==> flow/design.v <==
module ahb (
            hclk
           ,hresetn
           ,htrans
           ,haddr
           ,hwdata
           ,hready_in
           ,hsel
           ,hwrite
           ,hsize
           ,hresp
           ,hready_out
           ,hrdata
           ,frame_num    
           ,sample_in_frame
           ,com_2_ovl
           ,max_point_fft_core
           ,alpha
           ,quarter
           ,fft_num
           ,fft_stage_number
           ,mel_num
           ,cep_num
           ,trigger
           );
input hclk;                       
input hresetn;                    
input [1:0]htrans;
input [11:0]haddr;
input [31:0]hwdata;
input hready_in;
input hsel;
input hwrite;
input [2:0]hsize;
output [1:0]hresp;
output hready_out;
output [31:0]hrdata; 
output [31:0]frame_num;            
output [31:0]sample_in_frame;      
output [31:0]com_2_ovl;            
output [31:0]max_point_fft_core;   
output [31:0]alpha;                
output [31:0]quarter;              
output [31:0]fft_num;              
output [31:0]fft_stage_number;     
output [31:0]mel_num;              
output [31:0]cep_num;              
output trigger;                    
wire hclk;
wire hresetn;
wire [1:0]htrans;
wire [11:0]haddr;
wire [31:0]hwdata;
wire hready_in;
wire hsel;
wire hwrite;
wire [2:0]hsize;
wire [1:0]hresp;
wire hready_out;
reg [31:0]hrdata; 
reg [31:0]frame_num;
reg [31:0]sample_in_frame;
reg [31:0]com_2_ovl;
reg [31:0]max_point_fft_core;
reg [31:0]alpha;
reg [31:0]quarter;
reg [31:0]fft_num;
reg [31:0]fft_stage_number;
reg [31:0]mel_num;
reg [31:0]cep_num;
reg [31:0]trigger_reg;
wire trigger;
reg wr_frame_num_sel;          
reg wr_sample_in_frame_sel;
reg wr_com_2_ovl_sel;
reg wr_max_point_fft_core_sel;
reg wr_alpha_sel;
reg wr_quarter_sel;
reg wr_fft_num_sel;
reg wr_fft_stage_number_sel;
reg wr_mel_num_sel;
reg wr_cep_num_sel;
reg wr_trigger_sel;
wire rd_frame_num_sel;
wire rd_sample_in_frame_sel;
wire rd_com_2_ovl_sel;
wire rd_max_point_fft_core_sel;
wire rd_alpha_sel;
wire rd_quarter_sel;
wire rd_fft_num_sel;
wire rd_fft_stage_number_sel;
wire rd_mel_num_sel;
wire rd_cep_num_sel;
wire rd_trigger_sel;
wire [31:0]nxt_frame_num;
wire [31:0]nxt_sample_in_frame;
wire [31:0]nxt_com_2_ovl;
wire [31:0]nxt_max_point_fft_core;
wire [31:0]nxt_alpha;
wire [31:0]nxt_quarter;
wire [31:0]nxt_fft_num;
wire [31:0]nxt_fft_stage_number;
wire [31:0]nxt_mel_num;
wire [31:0]nxt_cep_num;
wire [31:0]nxt_trigger_reg;
reg [2:0]temp_hsize;
wire [10:0]rd_sel_reg;
reg [31:0]nxt_hrdata;
wire wr_en;
wire rd_en;
assign wr_en = htrans[1] & hready_in & hsel & hwrite;
assign rd_en = htrans[1] & hready_in & hsel & ~hwrite;
always @(posedge hclk or negedge hresetn) begin
  if (!hresetn) begin
    wr_frame_num_sel <= 1'b0; 
  end
  else begin
    if (wr_en && (haddr[11:0] == 12'h000)) begin      
      wr_frame_num_sel <= 1'b1;
    end
    else begin
      wr_frame_num_sel <= 1'b0;
    end        
  end        
end        
always @(posedge hclk or negedge hresetn) begin
  if (!hresetn) begin
    wr_sample_in_frame_sel <= 1'b0; 
  end
  else begin
    if (wr_en && (haddr[11:0] == 12'h001)) begin      
      wr_sample_in_frame_sel <= 1'b1;
    end
    else begin
      wr_sample_in_frame_sel <= 1'b0;
    end        
  end        
end        
always @(posedge hclk or negedge hresetn) begin
  if (!hresetn) begin
    wr_com_2_ovl_sel <= 1'b0; 
  end
  else begin
    if (wr_en && (haddr[11:0] == 12'h002)) begin      
      wr_com_2_ovl_sel <= 1'b1;
    end
    else begin
      wr_com_2_ovl_sel <= 1'b0;
    end        
  end        
end        
always @(posedge hclk or negedge hresetn) begin
  if (!hresetn) begin
    wr_max_point_fft_core_sel <= 1'b0; 
  end
  else begin
    if (wr_en && (haddr[11:0] == 12'h003)) begin      
      wr_max_point_fft_core_sel <= 1'b1;
    end
    else begin
      wr_max_point_fft_core_sel <= 1'b0;
    end        
  end        
end        
always @(posedge hclk or negedge hresetn) begin
  if (!hresetn) begin
    wr_alpha_sel <= 1'b0; 
  end
  else begin
    if (wr_en && (haddr[11:0] == 12'h004)) begin      
      wr_alpha_sel <= 1'b1;
    end
    else begin
      wr_alpha_sel <= 1'b0;
    end        
  end        
end        
always @(posedge hclk or negedge hresetn) begin
  if (!hresetn) begin
    wr_quarter_sel <= 1'b0; 
  end
  else begin
    if (wr_en && (haddr[11:0] == 12'h005)) begin      
      wr_quarter_sel <= 1'b1;
    end
    else begin
      wr_quarter_sel <= 1'b0;
    end        
  end        
end        
always @(posedge hclk or negedge hresetn) begin
  if (!hresetn) begin
    wr_fft_num_sel <= 1'b0; 
  end
  else begin
    if (wr_en && (haddr[11:0] == 12'h006)) begin      
      wr_fft_num_sel <= 1'b1;
    end
    else begin
      wr_fft_num_sel <= 1'b0;
    end        
  end        
end        
always @(posedge hclk or negedge hresetn) begin
  if (!hresetn) begin
    wr_fft_stage_number_sel <= 1'b0; 
  end
  else begin
    if (wr_en && (haddr[11:0] == 12'h007)) begin      
      wr_fft_stage_number_sel <= 1'b1;
    end
    else begin
      wr_fft_stage_number_sel <= 1'b0;
    end        
  end        
end        
always @(posedge hclk or negedge hresetn) begin
  if (!hresetn) begin
    wr_mel_num_sel <= 1'b0; 
  end
  else begin
    if (wr_en && (haddr[11:0] == 12'h008)) begin      
      wr_mel_num_sel <= 1'b1;
    end
    else begin
      wr_mel_num_sel <= 1'b0;
    end        
  end        
end        
always @(posedge hclk or negedge hresetn) begin
  if (!hresetn) begin
    wr_cep_num_sel <= 1'b0; 
  end
  else begin
    if (wr_en && (haddr[11:0] == 12'h009)) begin      
      wr_cep_num_sel <= 1'b1;
    end
    else begin
      wr_cep_num_sel <= 1'b0;
    end        
  end        
end        
always @(posedge hclk or negedge hresetn) begin
  if (!hresetn) begin
    wr_trigger_sel <= 1'b0; 
  end
  else begin
    if (wr_en && (haddr[11:0] == 12'h00a)) begin      
      wr_trigger_sel <= 1'b1;
    end
    else begin
      wr_trigger_sel <= 1'b0;
    end        
  end        
end        
assign rd_frame_num_sel =          (rd_en & (haddr[11:0] == 12'h000))? 1'b1:1'b0;
assign rd_sample_in_frame_sel =    (rd_en & (haddr[11:0] == 12'h001))? 1'b1:1'b0;
assign rd_com_2_ovl_sel =          (rd_en & (haddr[11:0] == 12'h002))? 1'b1:1'b0;
assign rd_max_point_fft_core_sel = (rd_en & (haddr[11:0] == 12'h003))? 1'b1:1'b0;
assign rd_alpha_sel =              (rd_en & (haddr[11:0] == 12'h004))? 1'b1:1'b0;
assign rd_quarter_sel =            (rd_en & (haddr[11:0] == 12'h005))? 1'b1:1'b0;
assign rd_fft_num_sel =            (rd_en & (haddr[11:0] == 12'h006))? 1'b1:1'b0;
assign rd_fft_stage_number_sel =   (rd_en & (haddr[11:0] == 12'h007))? 1'b1:1'b0;
assign rd_mel_num_sel =            (rd_en & (haddr[11:0] == 12'h008))? 1'b1:1'b0;
assign rd_cep_num_sel =            (rd_en & (haddr[11:0] == 12'h009))? 1'b1:1'b0;
assign rd_trigger_sel =            (rd_en & (haddr[11:0] == 12'h00a))? 1'b1:1'b0;
always @(posedge hclk or negedge hresetn) begin
  if (!hresetn) begin
    temp_hsize <= 3'b0; 
  end
  else begin
    temp_hsize <= hsize; 
  end
end        
assign nxt_frame_num =          (wr_frame_num_sel &          (temp_hsize == 2'h2))? hwdata[31:0]:frame_num;
assign nxt_sample_in_frame =    (wr_sample_in_frame_sel &    (temp_hsize == 2'h2))? hwdata[31:0]:sample_in_frame;
assign nxt_com_2_ovl =          (wr_com_2_ovl_sel &          (temp_hsize == 2'h2))? hwdata[31:0]:com_2_ovl;
assign nxt_max_point_fft_core = (wr_max_point_fft_core_sel & (temp_hsize == 2'h2))? hwdata[31:0]:max_point_fft_core;
assign nxt_alpha =              (wr_alpha_sel &              (temp_hsize == 2'h2))? hwdata[31:0]:alpha;
assign nxt_quarter =            (wr_quarter_sel &            (temp_hsize == 2'h2))? hwdata[31:0]:quarter;
assign nxt_fft_num =            (wr_fft_num_sel &            (temp_hsize == 2'h2))? hwdata[31:0]:fft_num;
assign nxt_fft_stage_number =   (wr_fft_stage_number_sel &   (temp_hsize == 2'h2))? hwdata[31:0]:fft_stage_number;
assign nxt_mel_num =            (wr_mel_num_sel &            (temp_hsize == 2'h2))? hwdata[31:0]:mel_num;
assign nxt_cep_num =            (wr_cep_num_sel &            (temp_hsize == 2'h2))? hwdata[31:0]:cep_num;
assign nxt_trigger_reg =        (wr_trigger_sel &            (temp_hsize == 2'h2))? {31'b0,hwdata[0]}:trigger_reg;
always @(posedge hclk or negedge hresetn) begin
  if (!hresetn) begin
    frame_num <= 32'b0; 
  end
  else begin
    frame_num <= nxt_frame_num;
  end        
end        
always @(posedge hclk or negedge hresetn) begin
  if (!hresetn) begin
    sample_in_frame <= 32'b0; 
  end
  else begin
    sample_in_frame <= nxt_sample_in_frame;
  end        
end        
always @(posedge hclk or negedge hresetn) begin
  if (!hresetn) begin
    com_2_ovl <= 32'b0; 
  end
  else begin
    com_2_ovl <= nxt_com_2_ovl;
  end        
end        
always @(posedge hclk or negedge hresetn) begin
  if (!hresetn) begin
    max_point_fft_core <= 32'b0; 
  end
  else begin
    max_point_fft_core <= nxt_max_point_fft_core;
  end        
end        
always @(posedge hclk or negedge hresetn) begin
  if (!hresetn) begin
    alpha <= 32'b0; 
  end
  else begin
    alpha <= nxt_alpha;
  end        
end        
always @(posedge hclk or negedge hresetn) begin
  if (!hresetn) begin
    quarter <= 32'b0; 
  end
  else begin
    quarter <= nxt_quarter;
  end        
end        
always @(posedge hclk or negedge hresetn) begin
  if (!hresetn) begin
    fft_num <= 32'b0; 
  end
  else begin
    fft_num <= nxt_fft_num;
  end        
end        
always @(posedge hclk or negedge hresetn) begin
  if (!hresetn) begin
    fft_stage_number <= 32'b0; 
  end
  else begin
    fft_stage_number <= nxt_fft_stage_number;
  end        
end        
always @(posedge hclk or negedge hresetn) begin
  if (!hresetn) begin
    mel_num <= 32'b0; 
  end
  else begin
    mel_num <= nxt_mel_num;
  end        
end        
always @(posedge hclk or negedge hresetn) begin
  if (!hresetn) begin
    cep_num <= 32'b0; 
  end
  else begin
    cep_num <= nxt_cep_num;
  end        
end        
always @(posedge hclk or negedge hresetn) begin
  if (!hresetn) begin
    trigger_reg <= 32'b0; 
  end
  else begin
    trigger_reg <= nxt_trigger_reg;
  end        
end        
assign trigger = trigger_reg[0];
assign rd_sel_reg = {rd_trigger_sel,rd_cep_num_sel,rd_mel_num_sel,rd_fft_stage_number_sel,rd_fft_num_sel,rd_quarter_sel,rd_alpha_sel,rd_max_point_fft_core_sel,rd_com_2_ovl_sel,rd_sample_in_frame_sel,rd_frame_num_sel}; 
always @(rd_sel_reg or nxt_frame_num or nxt_sample_in_frame or nxt_com_2_ovl or nxt_max_point_fft_core or nxt_alpha or nxt_quarter or nxt_fft_num or nxt_fft_stage_number or nxt_mel_num or nxt_cep_num or nxt_trigger_reg) begin
  case (rd_sel_reg)
    11'b000_0000_0001: nxt_hrdata = nxt_frame_num;
    11'b000_0000_0010: nxt_hrdata = nxt_sample_in_frame;
    11'b000_0000_0100: nxt_hrdata = nxt_com_2_ovl;
    11'b000_0000_1000: nxt_hrdata = nxt_max_point_fft_core;
    11'b000_0001_0000: nxt_hrdata = nxt_alpha;
    11'b000_0010_0000: nxt_hrdata = nxt_quarter;
    11'b000_0100_0000: nxt_hrdata = nxt_fft_num;
    11'b000_1000_0000: nxt_hrdata = nxt_fft_stage_number;
    11'b001_0000_0000: nxt_hrdata = nxt_mel_num;
    11'b010_0000_0000: nxt_hrdata = nxt_cep_num;
    11'b100_0000_0000: nxt_hrdata = {31'b0, nxt_trigger_reg[0]};
    default:           nxt_hrdata = 32'b0;
  endcase        
end        
always @(posedge hclk or negedge hresetn) begin
  if (!hresetn) begin
    hrdata <= 32'b0; 
  end
  else begin
    hrdata <= nxt_hrdata;
  end        
end        
assign hresp = 2'b0;
assign hready_out = 1'b1;
endmodule
Memo
Re: synthesis data of ahb

* Tool chain data of ahb
Tool output for the design above before and after an edit, in the order of the flow. Lines under "original" count in the file above, lines under "edited" in the edited file. "difference" is "edited" less "original", of the values as shown; "relative change" is that difference over "original", in percent. Cell names lack the library's common part. A cell with - has no value.
Inputs: top ahb, clock port hclk, library sky130hd, timing corner tt_025C_1v80

* The edit
The edit as a unified diff against the file above. The edited RTL no longer does the same as the RTL above: the edit was made by script, with no optimisation intended.
begin of diff
@@ -280,5 +280,5 @@
 assign nxt_quarter =            (wr_quarter_sel &            (temp_hsize == 2'h2))? hwdata[31:0]:quarter;
 assign nxt_fft_num =            (wr_fft_num_sel &            (temp_hsize == 2'h2))? hwdata[31:0]:fft_num;
-assign nxt_fft_stage_number =   (wr_fft_stage_number_sel &   (temp_hsize == 2'h2))? hwdata[31:0]:fft_stage_number;
+assign nxt_fft_stage_number =   hwdata[31:0];
 assign nxt_mel_num =            (wr_mel_num_sel &            (temp_hsize == 2'h2))? hwdata[31:0]:mel_num;
 assign nxt_cep_num =            (wr_cep_num_sel &            (temp_hsize == 2'h2))? hwdata[31:0]:cep_num;
end of diff

* Elaborated design
Counts by Yosys on the flattened word-level netlist (proc, flatten, opt, wreduce; memories kept). Register bits leave out memories and registers merged into their read ports (data or address); mux counts leave out enables and synchronous resets folded into registers. Print and check cells are left out. Cells with the same type and inputs are merged into one.
Operators by class:
- bitwise operators | original 27, edited 26, difference -1, relative change -3.70%
- mux-type cells | original 34, edited 32, difference -2, relative change -5.88%
- equality and inequality tests | original 22, edited 22, difference 0, relative change 0.00%
- reduce/logical cells | original 12, edited 11, difference -1, relative change -8.33%
Operator list:
- 1-bit bitwise AND | original 26, edited 25, difference -1, relative change -3.85%
- 1-bit 2-to-1 mux | original 23, edited 22, difference -1, relative change -4.35%
- 1-bit logical AND | original 11, edited 10, difference -1, relative change -9.09%
- 32-bit 2-to-1 mux | original 10, edited 9, difference -1, relative change -10.00%
Unchanged operator kinds not shown: 19.
Bit counts:
- register bits | original 367, edited 366, difference -1, relative change -0.27%
- elaborated cells | original 119, edited 114, difference -5, relative change -4.20%
- output and inout bits | original 356, edited 356, difference 0, relative change 0.00%

* Longest topological paths
Longest topological path by Yosys (ltp), each cell counted once; first at word level (registers and memories cut), then after technology mapping (sequential cells cut; the memories' decode and read muxes count).
Depth:
- depth in word-level cells | original 7, edited 7, difference 0, relative change 0.00%
- ABC_AREA | original 0, edited 0
- depth in mapped cells | original 9, edited 9, difference 0, relative change 0.00%

* Netlist
Source: synth_stat.txt of the flow (Yosys; design flattened, memories mapped). It holds for the ABC_AREA given above (unset counts as 0); a run with the other value may have another netlist.
Cells by type:
- nand2_1 | original 5, edited 109, difference +104, relative change +2080.00%
- mux2_2 | original 274, edited 180, difference -94, relative change -34.31%
- a22o_1 | original 83, edited 0, difference -83, relative change -100.00%
- a2111o_1 | original 56, edited 0, difference -56, relative change -100.00%
- inv_1 | original 26, edited 79, difference +53, relative change +203.85%
- and2_1 | original 51, edited 3, difference -48, relative change -94.12%
- nand2b_1 | original 0, edited 40, difference +40
- a22oi_1 | original 1, edited 40, difference +39, relative change +3900.00%
- mux2i_1 | original 26, edited 62, difference +36, relative change +138.46%
- nand4_1 | original 8, edited 34, difference +26, relative change +325.00%
- o22ai_1 | original 13, edited 33, difference +20, relative change +153.85%
- mux2_4 | original 17, edited 0, difference -17, relative change -100.00%
- nor2b_1 | original 7, edited 23, difference +16, relative change +228.57%
- a2111oi_0 | original 3, edited 18, difference +15, relative change +500.00%
- mux2_1 | original 4, edited 18, difference +14, relative change +350.00%
- a221oi_1 | original 3, edited 17, difference +14, relative change +466.67%
- buf_6 | original 11, edited 0, difference -11, relative change -100.00%
- buf_4 | original 4, edited 14, difference +10, relative change +250.00%
Unchanged cell types not shown: 4. Not every row of either side is listed.
Synthesis totals:
- sequential area (µm²) | original 9183.8, edited 9158.8, difference -25.0, relative change -0.27%
- standard cells after synthesis | original 1100, edited 1239, difference +139, relative change +12.64%
- synthesis area (µm²) | original 15862.7, edited 15543.7, difference -319.0, relative change -2.01%
- mapped flip-flops | original 367, edited 366, difference -1, relative change -0.27%

* Path before layout
Path of least setup slack by OpenSTA after synthesis, without wires, with an ideal clock, recovery checks aside; 20% of the period is set as input and as output delay. Where synthesis merged equal registers, the netlist keeps one of their names.
Path after synthesis:
- path kind | original input -> register, edited input -> register
- from | original input port hsel, edited input port haddr[5]
- to | original register hrdata[19], edited register hrdata[10]
- stages | original 8, edited 7, difference -1, relative change -12.50%
- required time (ns) | original 9.871, edited 9.930, difference +0.059, relative change +0.60%
- clock period (ns) | original 10.0, edited 10.0, difference 0.0, relative change 0.00%
- library setup time (ns) | original 0.129, edited 0.070, difference -0.059
- time at the first pin (ns) | original 2.000, edited 2.000, difference 0.000, relative change 0.00%
- arrival time (ns) | original 3.799, edited 3.549, difference -0.250, relative change -6.58%
- path delay (ns) | original 1.928, edited 1.619, difference -0.309, relative change -16.03%
- input delay (ns) | original 2.000, edited 2.000, difference 0.000, relative change 0.00%
- path buffers | original 3, edited 2, difference -1, relative change -33.33%
- slack (ns) | original 6.073, edited 6.382, difference +0.309
- synthesis period reached (ns) | original 3.927, edited 3.618, difference -0.309, relative change -7.87%
"path delay" is the arrival time less input delay plus setup time. "stages": output pins that drive a net of the path, with the launching flip-flop's if there is one; two outputs of one cell count as two. "synthesis period reached" is the clock period less the worst setup slack; recovery checks do not enter. This is arithmetic on one report: input and output delays are still those of the set period (20% each). The rows between start and end are the longest chain of elaborated cells between them; the timing report does not say that the signal goes this way. Where chains are equally long, one stands for them. Each line given opens the expression or statement behind the cell; cells for indexed reads and writes are added by Yosys, which also makes memories of some case tables.
On the way, after synthesis, original: path through and4b_1 clkbuf_1 and4_1 clkbuf_1 buf_2 a22o_1 a2111o_1 a2111o_1, cells in the longest elaborated chain 6, elaborated cells between the ends (all ways) 36, those cells by class eq/ne (11); mux (12); logic (13)
Ends and longest elaborated chain, after synthesis, original:
- start: declaration | RTL line 32 | input hsel;
- 1-bit bitwise AND x2 | RTL line 112 | assign rd_en = htrans[1] & hready_in & hsel & ~hwrite;
- 1-bit bitwise AND | RTL line 256 | assign rd_frame_num_sel =          (rd_en & (haddr[11:0] == 12'h000))? 1'b1:1'b0;
- 1-bit 2-to-1 mux | RTL line 256
- 11-bit equality test | RTL line 377 | case (rd_sel_reg)
- 32-bit case mux with 11-bit select | RTL line 377
- end: assignment | RTL line 394 | hrdata <= 32'b0;
- end: assignment | RTL line 397 | hrdata <= nxt_hrdata;
- end: declaration | RTL line 37 | output [31:0]hrdata;
On the way, after synthesis, edited: path through nor4_4 nand2_1 buf_2 nor4_4 buf_2 a22oi_1 nand3_1, cells in the longest elaborated chain 5, elaborated cells between the ends (all ways) 45, those cells by class eq/ne (21); mux (12); logic (11); reduce/logical (1)
Ends and longest elaborated chain, after synthesis, edited:
- start: declaration | RTL line 29 | input [11:0]haddr;
- 12-bit zero test | RTL line 256 | assign rd_frame_num_sel =          (rd_en & (haddr[11:0] == 12'h000))? 1'b1:1'b0;
- 1-bit bitwise AND | RTL line 256
- 1-bit 2-to-1 mux | RTL line 256
- 11-bit equality test | RTL line 377 | case (rd_sel_reg)
- 32-bit case mux with 11-bit select | RTL line 377
- end: assignment | RTL line 394 | hrdata <= 32'b0;
- end: assignment | RTL line 397 | hrdata <= nxt_hrdata;
- end: declaration | RTL line 37 | output [31:0]hrdata;

* Worst path after layout
From the final timing report of the runs of set A: the path of least setup slack in the routed layout; clock arrival at registers is part of the times.
Path after layout:
- path kind | original input -> register, edited input -> register
- from | original input port haddr[3], edited input port haddr[5]
- to | original register hrdata[24], edited register hrdata[28]
- path buffers | original 1, edited 1, difference 0, relative change 0.00%
- clock period (ns) | original 4.44, edited 4.44, difference 0.00, relative change 0.00%
- time at the first pin (ns) | original 0.89, edited 0.89, difference 0.00, relative change 0.00%
- required time (ns) | original 4.91, edited 4.91, difference 0.00, relative change 0.00%
- slack (ns) | original 1.16, edited 1.04, difference -0.12
- arrival time (ns) | original 3.74, edited 3.88, difference +0.14, relative change +3.74%
- library setup time (ns) | original 0.06, edited 0.07, difference +0.01
- input delay (ns) | original 0.89, edited 0.89, difference 0.00, relative change 0.00%
- stages | original 6, edited 6, difference 0, relative change 0.00%
The rows between start and end are the longest chain of elaborated cells between them; the timing report does not say that the signal goes this way. Where chains are equally long, one stands for them.
On the way, after layout, original: path through clkdlybuf4s50_1 nor4bb_1 and4_2 a22o_1 a2111o_1 a2111o_1, cells in the longest elaborated chain 5, elaborated cells between the ends (all ways) 45, those cells by class eq/ne (21); mux (12); logic (11); reduce/logical (1)
Ends and longest elaborated chain, after layout, original:
- start: declaration | RTL line 29 | input [11:0]haddr;
- 12-bit zero test | RTL line 256 | assign rd_frame_num_sel =          (rd_en & (haddr[11:0] == 12'h000))? 1'b1:1'b0;
- 1-bit bitwise AND | RTL line 256
- 1-bit 2-to-1 mux | RTL line 256
- 11-bit equality test | RTL line 377 | case (rd_sel_reg)
- 32-bit case mux with 11-bit select | RTL line 377
- end: assignment | RTL line 394 | hrdata <= 32'b0;
- end: assignment | RTL line 397 | hrdata <= nxt_hrdata;
- end: declaration | RTL line 37 | output [31:0]hrdata;
On the way, after layout, edited: path through clkdlybuf4s50_1 nor4_4 nand4_1 o21ai_0 a221oi_1 nand4_1, cells in the longest elaborated chain 5, elaborated cells between the ends (all ways) 45, those cells by class eq/ne (21); mux (12); logic (11); reduce/logical (1)
Ends and longest elaborated chain, after layout, edited:
- start: declaration | RTL line 29 | input [11:0]haddr;
- 12-bit zero test | RTL line 256 | assign rd_frame_num_sel =          (rd_en & (haddr[11:0] == 12'h000))? 1'b1:1'b0;
- 1-bit bitwise AND | RTL line 256
- 1-bit 2-to-1 mux | RTL line 256
- 11-bit equality test | RTL line 377 | case (rd_sel_reg)
- 32-bit case mux with 11-bit select | RTL line 377
- end: assignment | RTL line 394 | hrdata <= 32'b0;
- end: assignment | RTL line 397 | hrdata <= nxt_hrdata;
- end: declaration | RTL line 37 | output [31:0]hrdata;

* Layout results
Runs of the flow (Yosys, OpenROAD) on both versions; the two runs of a pair have the same settings. The constraints put input and output delay at 20% of the set period each and load the outputs with 0.01 pF.
Flow settings, set A: CORE_UTILIZATION 40, period_ns 4.44, CAP_MARGIN 20, CORE_MARGIN 2, SLEW_MARGIN 20
Final reports, set A:
- area of the synthesized netlist (µm²) | original 15862.7, edited 15543.7, difference -319.0, relative change -2.01%
- sum of negative setup slack (ns) | original 0.000, edited 0.000, difference 0.000
- lowest setup slack (ns) | original 1.163, edited 1.036, difference -0.127
- utilization after layout | original 0.555, edited 0.568, difference +0.013
- standard-cell area after routing (µm²) | original 21598.2, edited 21832.2, difference +234.0, relative change +1.08%
- overall die area (µm²) | original 41265.9, edited 40451.3, difference -814.6, relative change -1.97%
Flow settings, set B: CORE_ASPECT_RATIO 0.61, CORE_UTILIZATION 15, GPL_TIMING_DRIVEN 0, MIN_ROUTING_LAYER met1, PLACE_DENSITY 0.49, SETUP_SLACK_MARGIN 0.52, SLEW_MARGIN 0, period_ns 4.72, CAP_MARGIN 20, CORE_MARGIN 2
Final reports, set B:
- area of the synthesized netlist (µm²) | original 15862.7, edited 15543.7, difference -319.0, relative change -2.01%
- sum of negative setup slack (ns) | original 0.000, edited 0.000, difference 0.000
- lowest setup slack (ns) | original 0.610, edited 0.537, difference -0.073
- utilization after layout | original 0.222, edited 0.225, difference +0.003
- standard-cell area after routing (µm²) | original 23352.4, edited 23162.2, difference -190.2, relative change -0.81%
- overall die area (µm²) | original 108449.0, edited 106296.0, difference -2153.0, relative change -1.99%
